==> flow/design.v <==
module DECODER_UNIT
(input wire [1:0]            alu_fun,
output reg arith_enable,logic_enable,comp_enable,shift_enable);
  always@(*)
  begin
    arith_enable = 1'b0;
    logic_enable = 1'b0;
    comp_enable = 1'b0;
    shift_enable = 1'b0;
    case(alu_fun)
      4'b00:arith_enable = 1'b1;
      4'b01:logic_enable = 1'b1;
      4'b10:comp_enable = 1'b1;
      4'b11:shift_enable = 1'b1;
      default: begin
            arith_enable = 1'b0;
            logic_enable = 1'b0;
            comp_enable =1'b 0;
            shift_enable = 1'b0;
        end
      endcase
  end
endmodule
module ARITHMATIC_UNIT#(parameter alu_width =16)
(
  input wire [alu_width-1:0]  A,B,
  input wire                  clk,rst,
  input wire arith_enable,
  input wire [1:0]            alu_fun,
  output reg                  arith_flag,carry_out,
  output reg [alu_width-1:0]  arith_out);
reg [alu_width:0] arith_out_reg;
wire carry_out_reg;
reg arith_flag_reg;  
always@(posedge clk or negedge rst)
begin
  if(!rst)
    begin
    arith_out <= 16'b0;
    carry_out <= 16'b0;
    arith_flag <= 16'b0;
    end
  else
   begin
    arith_out <= arith_out_reg[alu_width-1:0];
    carry_out <= carry_out_reg;
    arith_flag <= arith_flag_reg;
   end 
end
always@(*)
  begin
    arith_out_reg   = 1'b0  ;
    arith_flag_reg  = 1'b0 ;
      if(arith_enable)
        begin
    case(alu_fun)  
    4'b00:begin
    arith_out_reg   = A+B  ;
    arith_flag_reg  = 1'b1 ;
            end
    4'b01:begin
    arith_out_reg   = A-B  ;
    arith_flag_reg  = 1'b1 ;
           end
    4'b10:begin
    arith_out_reg   = A*B  ;
    arith_flag_reg  = 1'b1 ;
            end
    4'b11:begin
    arith_out_reg   = (B == 0) ? {1'b0, {alu_width{1'b1}}} : A/B  ;
    arith_flag_reg  = 1'b1 ;
           end
          endcase
          end    
end
assign carry_out_reg = arith_out_reg[alu_width] ;
endmodule
module LOGIC_UNIT#(parameter alu_width =16)
(
  input wire [alu_width-1:0]  A,B,
  input wire                  clk,rst,
  input wire logic_enable,
  input wire [1:0]            alu_fun,
  output reg                  logic_flag,
  output reg [alu_width-1:0]  logic_out);
reg [alu_width-1:0] logic_out_reg;
reg logic_flag_reg;
always @ (posedge clk or negedge rst)
 begin 
   if (!rst)
     begin
      logic_out  <= 'b0 ;
      logic_flag <= 'b0 ;	
	 end
   else
     begin   
      logic_out  <= logic_out_reg ;
      logic_flag <= logic_flag_reg ;
	 end
 end	
always@(*)
begin
    logic_out_reg  = 1'b0  ;
    logic_flag_reg = 1'b0 ;
    if(logic_enable)
        begin
    case(alu_fun)  
    4'b00:begin
    logic_out_reg   = A&B  ;
    logic_flag_reg  = 1'b1 ;
            end
    4'b01:begin
    logic_out_reg   = A|B  ;
    logic_flag_reg  = 1'b1 ;
           end
    4'b10:begin
    logic_out_reg   = ~(A&B) ;
    logic_flag_reg  = 1'b1 ;
            end
    4'b11:begin
    logic_out_reg   = ~(A|B) ;
    logic_flag_reg  = 1'b1 ;
           end
          endcase
          end            
end 
endmodule
module comparsion_unit#(parameter alu_width =16)
(
  input wire [alu_width-1:0]  A,B,
  input wire                  clk,rst,
  input wire comp_enable,
  input wire [1:0]            alu_fun,
  output reg                  comp_flag,
  output reg [alu_width-1:0]  comp_out);
reg comp_out_reg ;
reg  comp_flag_reg ;
always @ (posedge clk or negedge rst)
 begin 
   if (!rst)
     begin
      comp_out  <= 'b0 ;
      comp_flag <= 'b0 ;	
	 end
   else
     begin   
      comp_out  <= comp_out_reg ;
      comp_flag <= comp_flag_reg ;
	 end
 end
always@(*)
    begin
      comp_out_reg = 1'b0;
      comp_flag_reg = 1'b0;
      if(comp_enable)
        begin
  case(alu_fun)
      4'b00:begin
      comp_out_reg = 1'b0;
      comp_flag_reg = 1'b1;
      end 
      4'b01:begin
        comp_flag_reg  = 1'b1;
        if(A==B)
           begin
    comp_out_reg = 1'b1;
          end
       else
          begin
    comp_out_reg   = 1'b0;
          end
        end
    4'b10:begin
      comp_flag_reg  = 1'b1 ;
      if(A > B)
        begin
    comp_out_reg   = 1'b1;
        end
    else
        begin
    comp_out_reg   = 1'b0;
        end
        end
    4'b11:begin
      comp_flag_reg  = 1'b1;
      if(A < B)
          begin
    comp_out_reg   = 16'b1;
          end
    else
          begin
    comp_out_reg   = 1'b0;
          end
      end
   endcase
          end
   end
  endmodule
module shift_unit#(parameter alu_width =16)
(
  input wire [alu_width-1:0]  A,B,
  input wire                  clk,rst,
  input wire                shift_enable,
  input wire [1:0]            alu_fun,
  output reg                  shift_flag,
  output reg [alu_width-1:0]  shift_out);
reg [alu_width-1:0]  shift_out_reg ;
reg shift_flag_reg ;
always @ (posedge clk or negedge rst)
 begin 
   if (!rst)
     begin
      shift_out  <= 'b0 ;
      shift_flag <= 'b0 ;	
	 end
   else
     begin   
      shift_out  <= shift_out_reg ;
      shift_flag <= shift_flag_reg ;
	 end
 end
   always@(*)
begin
        shift_out_reg = 1'b0;
        shift_flag_reg = 1'b0;
      if(shift_enable)
        begin
      case(alu_fun)  
        4'b00:begin
        shift_flag_reg = 1'b1;
        shift_out_reg = A >> 1;
        end
        4'b01:begin
        shift_out_reg = A << 1;
        shift_flag_reg = 1'b1;
        end
        4'b10:begin
        shift_flag_reg = 1'b1;
        shift_out_reg = B >> 1;
         end
        4'b11:begin
        shift_flag_reg = 1'b1;
        shift_out_reg = B << 1;
        end
      endcase
end
end 
endmodule
module TOP_VIEW#(parameter alu_width =16)
(
  input wire [alu_width-1:0]    A,B,
  input wire                    clk,rst,
  input wire [3:0]              alu_fun,
  output wire                   arith_flag,carry_out,logic_flag,comp_flag,shift_flag,
  output wire [alu_width-1:0]   arith_out,logic_out,comp_out,shift_out
  );
wire                  comp_enable ;
wire                  shift_enable ;
wire                  logic_enable ;
wire                  arith_enable ;
  DECODER_UNIT U_decoder(
  .alu_fun(alu_fun[3:2]),
  .arith_enable(arith_enable),
  .logic_enable(logic_enable),
  .shift_enable(shift_enable),
  .comp_enable(comp_enable)
  );
  ARITHMATIC_UNIT U_arithmatic(
  .A(A),
  .arith_enable(arith_enable),
  .B(B),
  .clk(clk),
  .rst(rst),
  .alu_fun(alu_fun[1:0]),
  .arith_out(arith_out),
  .arith_flag(arith_flag),
  .carry_out(carry_out)
  );
   LOGIC_UNIT U_logic(
  .A(A),
  .logic_enable(logic_enable),
  .B(B),
  .clk(clk),
  .rst(rst),
  .alu_fun(alu_fun[1:0]),
  .logic_out(logic_out),
  .logic_flag(logic_flag)
   );
   comparsion_unit U_comp (
  .A(A),
  .comp_enable(comp_enable),
  .B(B),
  .clk(clk),
  .rst(rst),
  .alu_fun(alu_fun[1:0]),
  .comp_out(comp_out),
  .comp_flag(comp_flag)
  );
  shift_unit U_shift(
  .A(A),
  .shift_enable(shift_enable),
  .B(B),
  .clk(clk),
  .rst(rst),
  .alu_fun(alu_fun[1:0]),
  .shift_out(shift_out),
  .shift_flag(shift_flag)
  );
endmodule
From RTL to reports: TOP_VIEW
Tool output for the design above, in the order of the flow.
Line numbers count from 1 in the design file above.
The mark n/a stands for no value.
Inputs
  top module: TOP_VIEW
  clock: clk
  library: sky130hd
  corner: tt_025C_1v80

Elaborated design
Yosys after proc, flatten, opt, wreduce and memory -nomap, before mapping. Enables and synchronous resets that opt folds into registers are not counted as muxes. Memory bits, and registers merged into a memory's read port (data or address), are not among the register bits. Print and check cells are not counted. Equal cells are merged and count once.
Word-level totals
  register bits: 54
  output and inout bits: 69
Cells by class
  equality and inequality tests: 7
  bitwise operators: 4
  magnitude comparators: 2
  reductions and logical operators: 8
  mux-type cells: 21
  div/mod/pow operators: 1
  $mul: 1
  $add $sub $neg: 2
Operators by type and width (number)
  16-bit by 16-bit divider with 17-bit output: 1
  16-bit by 16-bit multiplier with 17-bit output: 1
  16-bit parallel mux with 4-bit select: 2
  17-bit parallel mux with 4-bit select: 1
  17-bit 2-to-1 mux: 2
  16-bit inverter: 2
  16-bit 2-to-1 mux: 2
  16-bit by 16-bit adder with 17-bit output: 1
  16-bit by 16-bit subtractor with 17-bit output: 1
  16-bit greater-than comparator: 1
  16-bit less-than comparator: 1
  16-bit == test: 1
  16-bit AND: 1
  16-bit bitwise OR: 1
  16-bit zero test: 1
  3-bit OR reduction: 4
  1-bit 2-to-1 mux: 9
  2-bit == test with constant B: 4
  1-bit parallel mux with 2-bit select: 4
  2-bit by 1-bit == test with 1-bit output with constant B: 2
  2-bit zero test: 2
  4-bit OR reduction: 1
  1-bit parallel mux with 4-bit select: 1

Logic depth
Longest topological path by Yosys (ltp), each cell counted once; first at word level (registers and memories cut), then after technology mapping (sequential cells cut; the memories' decode and read muxes count).
Logic depth
  depth in word-level cells: 4
  ABC_AREA: 0
  mapped depth: 143
  depth with buffers taken out: 134

After synthesis
Source: synth_stat.txt of the flow (Yosys; design flattened, memories mapped). It holds for the ABC_AREA given above (unset counts as 0); a run with the other value may have another netlist.
Synthesis totals
  cells in the netlist: 2054
  flip-flop cells: 54
  chip area (Yosys): 16215.6 um^2
  buffers: 101
Cells by type
  sky130_fd_sc_hd__ha_1: number 251, area in all 3.14E+03 um^2
  sky130_fd_sc_hd__fa_1: number 96, area in all 1.92E+03 um^2
  sky130_fd_sc_hd__dfrtp_1: number 54, area in all 1.35E+03 um^2
  sky130_fd_sc_hd__xnor2_1: number 105, area in all 919.632 um^2
  sky130_fd_sc_hd__nor2_1: number 242, area in all 908.371 um^2
  sky130_fd_sc_hd__inv_1: number 199, area in all 746.966 um^2
  sky130_fd_sc_hd__nand2_1: number 180, area in all 675.648 um^2
  sky130_fd_sc_hd__a21oi_1: number 113, area in all 565.542 um^2
  sky130_fd_sc_hd__xor2_1: number 42, area in all 367.853 um^2
  sky130_fd_sc_hd__o21ai_0: number 68, area in all 340.326 um^2
  sky130_fd_sc_hd__mux4_2: number 15, area in all 337.824 um^2
  sky130_fd_sc_hd__nor3_1: number 64, area in all 320.307 um^2
  sky130_fd_sc_hd__mux2_2: number 27, area in all 304.042 um^2
  sky130_fd_sc_hd__mux2i_1: number 28, area in all 280.269 um^2
  sky130_fd_sc_hd__o21a_1: number 37, area in all 277.766 um^2
  sky130_fd_sc_hd__a21o_1: number 36, area in all 270.259 um^2
  sky130_fd_sc_hd__clkbuf_1: number 69, area in all 258.998 um^2
  sky130_fd_sc_hd__nor2b_1: number 35, area in all 218.96 um^2
Other cell types: 85; their cells: 393.
By module: a second synthesis without flattening, with its own total; a netlist apart from the flattened one above.
Second synthesis, totals
  cells (unflattened synthesis): 2031
  area total of the unflattened synthesis: 15974.1 um^2
Rows give one instance, submodules left out.
Modules
  ARITHMATIC_UNIT: area 13780.7 um^2, instances 1, cells 1837
  LOGIC_UNIT: area 807.0 um^2, instances 1, cells 56
  shift_unit: area 732.0 um^2, instances 1, cells 55
  comparsion_unit: area 628.1 um^2, instances 1, cells 79
  DECODER_UNIT: area 26.3 um^2, instances 1, cells 4
  TOP_VIEW: area 0.0 um^2, instances 1, cells 0

Worst setup path after synthesis
OpenSTA on the mapped netlist: ideal clock, no wires. The path of least setup slack (recovery checks aside). Input and output delay are each 20% of the period. Register names are those of the netlist, which keeps one name where synthesis merged equal registers.
Timing post-synthesis
  path type: input port to flip-flop
  start: input B[0]
  end: register U_arithmatic.arith_out[0]
  driving pins on the path: 136
  path slack: 0.234 ns
  period: 36.0 ns
  arrival time: 35.642 ns
  setup time: 0.124 ns
  data required time: 35.876 ns
  path delay: 28.566 ns
  path buffers: 11
  period reached after synthesis: 35.766 ns
"path delay" = arrival - input delay + setup time.
"driving pins on the path" counts driving pins, that of a launching flip-flop among them; a cell with two outputs on the path counts twice.
"period reached after synthesis" = period - worst setup slack (recovery checks aside). The figure is calculated, with input and output delays left at 20% of the set period.
Between the ends stands the longest chain of elaborated cells between them, by number of cells; it is not shown to be the way that was timed. Of several equally long chains one is given.
Each line given opens the expression or statement behind the cell; cells for indexed reads and writes are added by Yosys, which also makes memories of some case tables.
On the way, post-synthesis
  cell sequence: sky130_fd_sc_hd__clkbuf_1 -> sky130_fd_sc_hd__clkinv_1 -> sky130_fd_sc_hd__ha_1 -> sky130_fd_sc_hd__o21ai_0 -> sky130_fd_sc_hd__nand2b_1 -> sky130_fd_sc_hd__a31oi_1 -> sky130_fd_sc_hd__nor2_1 -> sky130_fd_sc_hd__ha_1 -> sky130_fd_sc_hd__o21a_1 -> sky130_fd_sc_hd__o22ai_1 -> sky130_fd_sc_hd__or4_1 -> sky130_fd_sc_hd__o31ai_1 -> sky130_fd_sc_hd__ha_1 -> sky130_fd_sc_hd__nor3_1 -> sky130_fd_sc_hd__a211oi_1 -> sky130_fd_sc_hd__nand3_1 -> sky130_fd_sc_hd__mux2_2 -> sky130_fd_sc_hd__ha_1 -> [100 not listed] -> sky130_fd_sc_hd__a31oi_1 -> sky130_fd_sc_hd__o21ai_0 -> sky130_fd_sc_hd__o41a_1 -> sky130_fd_sc_hd__clkbuf_1 -> sky130_fd_sc_hd__nor2_1 -> sky130_fd_sc_hd__a21oi_1 -> sky130_fd_sc_hd__ha_1 -> sky130_fd_sc_hd__nor2b_1 -> sky130_fd_sc_hd__o21a_1 -> sky130_fd_sc_hd__o21a_1 -> sky130_fd_sc_hd__o21a_1 -> sky130_fd_sc_hd__o21ai_0 -> sky130_fd_sc_hd__nand2b_1 -> sky130_fd_sc_hd__a21oi_1 -> sky130_fd_sc_hd__nor3_1 -> sky130_fd_sc_hd__a2111oi_0 -> sky130_fd_sc_hd__o21ai_0 -> sky130_fd_sc_hd__o31a_1
  cells in the longest elaborated chain: 4
RTL lines, path post-synthesis
  from (decl): RTL line 251  | input wire [alu_width-1:0]    A,B,
  16-bit by 16-bit divider with 17-bit output: RTL line 70  | arith_out_reg   = (B == 0) ? {1'b0, {alu_width{1'b1}}} : A/B  ;
  17-bit 2-to-1 mux: RTL line 70
  17-bit parallel mux with 4-bit select: RTL line 56  | case(alu_fun)
  17-bit 2-to-1 mux: RTL line 54  | if(arith_enable)
  to (assign): RTL line 39  | arith_out <= 16'b0;
  to (assign): RTL line 45  | arith_out <= arith_out_reg[alu_width-1:0];
  to (decl): RTL line 31  | output reg [alu_width-1:0]  arith_out);

Timing after layout
From the final timing report of run C: the path of least setup slack in the routed layout; clock arrival at registers is part of the times.
Timing after layout
  path type: input port to flip-flop
  start: input B[0]
  end: register U_arithmatic.arith_out[0]
  path slack: -9.00 ns
  arrival time: 31.22 ns
  driving pins on the path: 151
  path buffers: 48
  period: 22.0 ns
  data required time: 22.23 ns
  setup time: 0.10 ns
Between the ends stands the longest chain of elaborated cells between them, by number of cells; it is not shown to be the way that was timed. Of several equally long chains one is given.
On the way, after layout
  cell sequence: sky130_fd_sc_hd__buf_12 -> sky130_fd_sc_hd__clkbuf_16 -> sky130_fd_sc_hd__clkinv_16 -> sky130_fd_sc_hd__ha_4 -> sky130_fd_sc_hd__o21ai_4 -> sky130_fd_sc_hd__nand2b_4 -> sky130_fd_sc_hd__nand4_1 -> sky130_fd_sc_hd__nor4b_4 -> sky130_fd_sc_hd__ha_4 -> sky130_fd_sc_hd__o22ai_4 -> sky130_fd_sc_hd__nor2_4 -> sky130_fd_sc_hd__buf_6 -> sky130_fd_sc_hd__o31ai_4 -> sky130_fd_sc_hd__ha_4 -> sky130_fd_sc_hd__nor3_4 -> sky130_fd_sc_hd__a211oi_2 -> sky130_fd_sc_hd__buf_4 -> sky130_fd_sc_hd__nand4_1 -> [115 not listed] -> sky130_fd_sc_hd__buf_4 -> sky130_fd_sc_hd__buf_4 -> sky130_fd_sc_hd__buf_4 -> sky130_fd_sc_hd__buf_4 -> sky130_fd_sc_hd__buf_4 -> sky130_fd_sc_hd__nand2_1 -> sky130_fd_sc_hd__nor2_1 -> sky130_fd_sc_hd__nor2_1 -> sky130_fd_sc_hd__mux2_2 -> sky130_fd_sc_hd__ha_4 -> sky130_fd_sc_hd__o21a_1 -> sky130_fd_sc_hd__o21ai_1 -> sky130_fd_sc_hd__nand2b_1 -> sky130_fd_sc_hd__a21oi_2 -> sky130_fd_sc_hd__nor3_2 -> sky130_fd_sc_hd__a2111oi_2 -> sky130_fd_sc_hd__o21ai_1 -> sky130_fd_sc_hd__o31a_1
  cells in the longest elaborated chain: 4
RTL lines, path after layout
  from (decl): RTL line 251  | input wire [alu_width-1:0]    A,B,
  16-bit by 16-bit divider with 17-bit output: RTL line 70  | arith_out_reg   = (B == 0) ? {1'b0, {alu_width{1'b1}}} : A/B  ;
  17-bit 2-to-1 mux: RTL line 70
  17-bit parallel mux with 4-bit select: RTL line 56  | case(alu_fun)
  17-bit 2-to-1 mux: RTL line 54  | if(arith_enable)
  to (assign): RTL line 39  | arith_out <= 16'b0;
  to (assign): RTL line 45  | arith_out <= arith_out_reg[alu_width-1:0];
  to (decl): RTL line 31  | output reg [alu_width-1:0]  arith_out);

## Implementation results

Record of 4 stored runs of the RTL-to-layout flow on TOP_VIEW, platform sky130hd. The runs are unordered. Constraints: input delay and output delay 20% of the set period each, output load 0.01 pF.
"achieved clock period (ns)": clock period set for the run, less the worst setup slack. It is reckoned from that one timing run; input and output delays stay at 20% of the period that was set.
"worst setup path time (ns)" means the part of the period allowed to the worst setup path (the constraints hold back 20% at inputs and 20% at outputs) less its slack; where the path has registers, the arrival times of their clocks count too.
"finish__power__total": no workload was simulated; the value follows from the tool's default switching activity.

Flow files of run A
==> flow/run.sh <==
#!/bin/bash
# the make line also repeats the synthesis and layout settings of config.mk as NAME=value (left out here)
make -C /OpenROAD-flow-scripts/flow DESIGN_CONFIG=/design/flow/config.mk WORK_HOME=/design/flow/orfs CLKGATE_MAP_FILE= finish
==> flow/config.mk <==
export PLATFORM = sky130hd
export DESIGN_NAME = TOP_VIEW
export DESIGN_NICKNAME = TOP_VIEW
export VERILOG_FILES = /design/flow/design.v
export SDC_FILE = /design/flow/constraint.sdc
export NUM_CORES = 4
export LEC_CHECK = 0
export CAP_MARGIN = 20
export CELL_PAD_IN_SITES_DETAIL_PLACEMENT = 2
export CELL_PAD_IN_SITES_GLOBAL_PLACEMENT = 2
export CORE_ASPECT_RATIO = 1.4
export CORE_MARGIN = 9
export CORE_UTILIZATION = 60
export GPL_ROUTABILITY_DRIVEN = 0
export MAX_ROUTING_LAYER = met4
export MIN_ROUTING_LAYER = met2
export SLEW_MARGIN = 20
==> flow/constraint.sdc <==
create_clock -name core_clock -period 36.0 [get_ports {clk}]
set_input_delay 7.2000 -clock core_clock [delete_from_list [all_inputs] [get_ports {clk}]]
set_output_delay 7.2000 -clock core_clock [all_outputs]
set_load 0.01 [all_outputs]

report of run A: did not finish, place, GPL-0301

Flow files of run B
==> flow/run.sh <==
#!/bin/bash
# the make line also repeats the synthesis and layout settings of config.mk as NAME=value (left out here)
make -C /OpenROAD-flow-scripts/flow DESIGN_CONFIG=/design/flow/config.mk WORK_HOME=/design/flow/orfs CLKGATE_MAP_FILE= finish
==> flow/config.mk <==
export PLATFORM = sky130hd
export DESIGN_NAME = TOP_VIEW
export DESIGN_NICKNAME = TOP_VIEW
export VERILOG_FILES = /design/flow/design.v
export SDC_FILE = /design/flow/constraint.sdc
export NUM_CORES = 4
export LEC_CHECK = 0
export CAP_MARGIN = 20
export CELL_PAD_IN_SITES_GLOBAL_PLACEMENT = 3
export CORE_ASPECT_RATIO = 1.03
export CORE_MARGIN = 4
export CORE_UTILIZATION = 51
export GPL_ROUTABILITY_DRIVEN = 1
export GPL_TIMING_DRIVEN = 1
export MIN_ROUTING_LAYER = met2
export PLACE_DENSITY = 0.48
export SETUP_SLACK_MARGIN = 1.13
export SLEW_MARGIN = 20
export TNS_END_PERCENT = 45
==> flow/constraint.sdc <==
create_clock -name core_clock -period 21.5 [get_ports {clk}]
set_input_delay 4.3000 -clock core_clock [delete_from_list [all_inputs] [get_ports {clk}]]
set_output_delay 4.3000 -clock core_clock [all_outputs]
set_load 0.01 [all_outputs]

report of run B: did not finish, place, GPL-0301

Flow files of run C
==> flow/run.sh <==
#!/bin/bash
# the make line also repeats the synthesis and layout settings of config.mk as NAME=value (left out here)
make -C /OpenROAD-flow-scripts/flow DESIGN_CONFIG=/design/flow/config.mk WORK_HOME=/design/flow/orfs CLKGATE_MAP_FILE= finish
==> flow/config.mk <==
export PLATFORM = sky130hd
export DESIGN_NAME = TOP_VIEW
export DESIGN_NICKNAME = TOP_VIEW
export VERILOG_FILES = /design/flow/design.v
export SDC_FILE = /design/flow/constraint.sdc
export NUM_CORES = 4
export LEC_CHECK = 0
export CAP_MARGIN = 0
export CELL_PAD_IN_SITES_GLOBAL_PLACEMENT = 3
export CORE_MARGIN = 10
export CORE_UTILIZATION = 40
export CTS_CLUSTER_DIAMETER = 240
export GPL_ROUTABILITY_DRIVEN = 1
export GPL_TIMING_DRIVEN = 0
export HOLD_SLACK_MARGIN = 0.23
export MAX_ROUTING_LAYER = met4
export MIN_ROUTING_LAYER = met2
export SETUP_SLACK_MARGIN = 4.03
export SLEW_MARGIN = 25
export TNS_END_PERCENT = 35
==> flow/constraint.sdc <==
create_clock -name core_clock -period 22.0 [get_ports {clk}]
set_input_delay 4.4000 -clock core_clock [delete_from_list [all_inputs] [get_ports {clk}]]
set_output_delay 4.4000 -clock core_clock [all_outputs]
set_load 0.01 [all_outputs]

report of run C
yosys chip area after synthesis (um^2): 16215.6
finish__design__die__area: 48991.4
finish__design__instance__area__stdcell: 22148.7
finish__design__instance__utilization: 0.5549
finish__timing__setup__ws: -8.997
finish__timing__setup__tns: -25.366
finish__timing__hold__ws: 3.963
finish__power__total: 1.422e-03
achieved clock period (ns): 30.997
worst setup path time (ns): 26.60
worst setup path kind: input port to flip-flop

Flow files of run D
==> flow/run.sh <==
#!/bin/bash
# the make line also repeats the synthesis and layout settings of config.mk as NAME=value (left out here)
make -C /OpenROAD-flow-scripts/flow DESIGN_CONFIG=/design/flow/config.mk WORK_HOME=/design/flow/orfs CLKGATE_MAP_FILE= finish
==> flow/config.mk <==
export PLATFORM = sky130hd
export DESIGN_NAME = TOP_VIEW
export DESIGN_NICKNAME = TOP_VIEW
export VERILOG_FILES = /design/flow/design.v
export SDC_FILE = /design/flow/constraint.sdc
export NUM_CORES = 4
export LEC_CHECK = 0
export CAP_MARGIN = 20
export CORE_MARGIN = 5
export CORE_UTILIZATION = 56
export HOLD_SLACK_MARGIN = 0.25
export MIN_ROUTING_LAYER = met1
export PLACE_DENSITY = 0.46
export SETUP_SLACK_MARGIN = 5.0
export SLEW_MARGIN = 20
==> flow/constraint.sdc <==
create_clock -name core_clock -period 24.6 [get_ports {clk}]
set_input_delay 4.9200 -clock core_clock [delete_from_list [all_inputs] [get_ports {clk}]]
set_output_delay 4.9200 -clock core_clock [all_outputs]
set_load 0.01 [all_outputs]

report of run D
yosys chip area after synthesis (um^2): 16215.6
finish__design__die__area: 32459.4
finish__design__instance__area__stdcell: 23697.7
finish__design__instance__utilization: 0.8279
finish__timing__setup__ws: -5.801
finish__timing__setup__tns: -13.296
finish__timing__hold__ws: 4.739
finish__power__total: 1.267e-03
achieved clock period (ns): 30.401
worst setup path time (ns): 25.48
worst setup path kind: input port to flip-flop
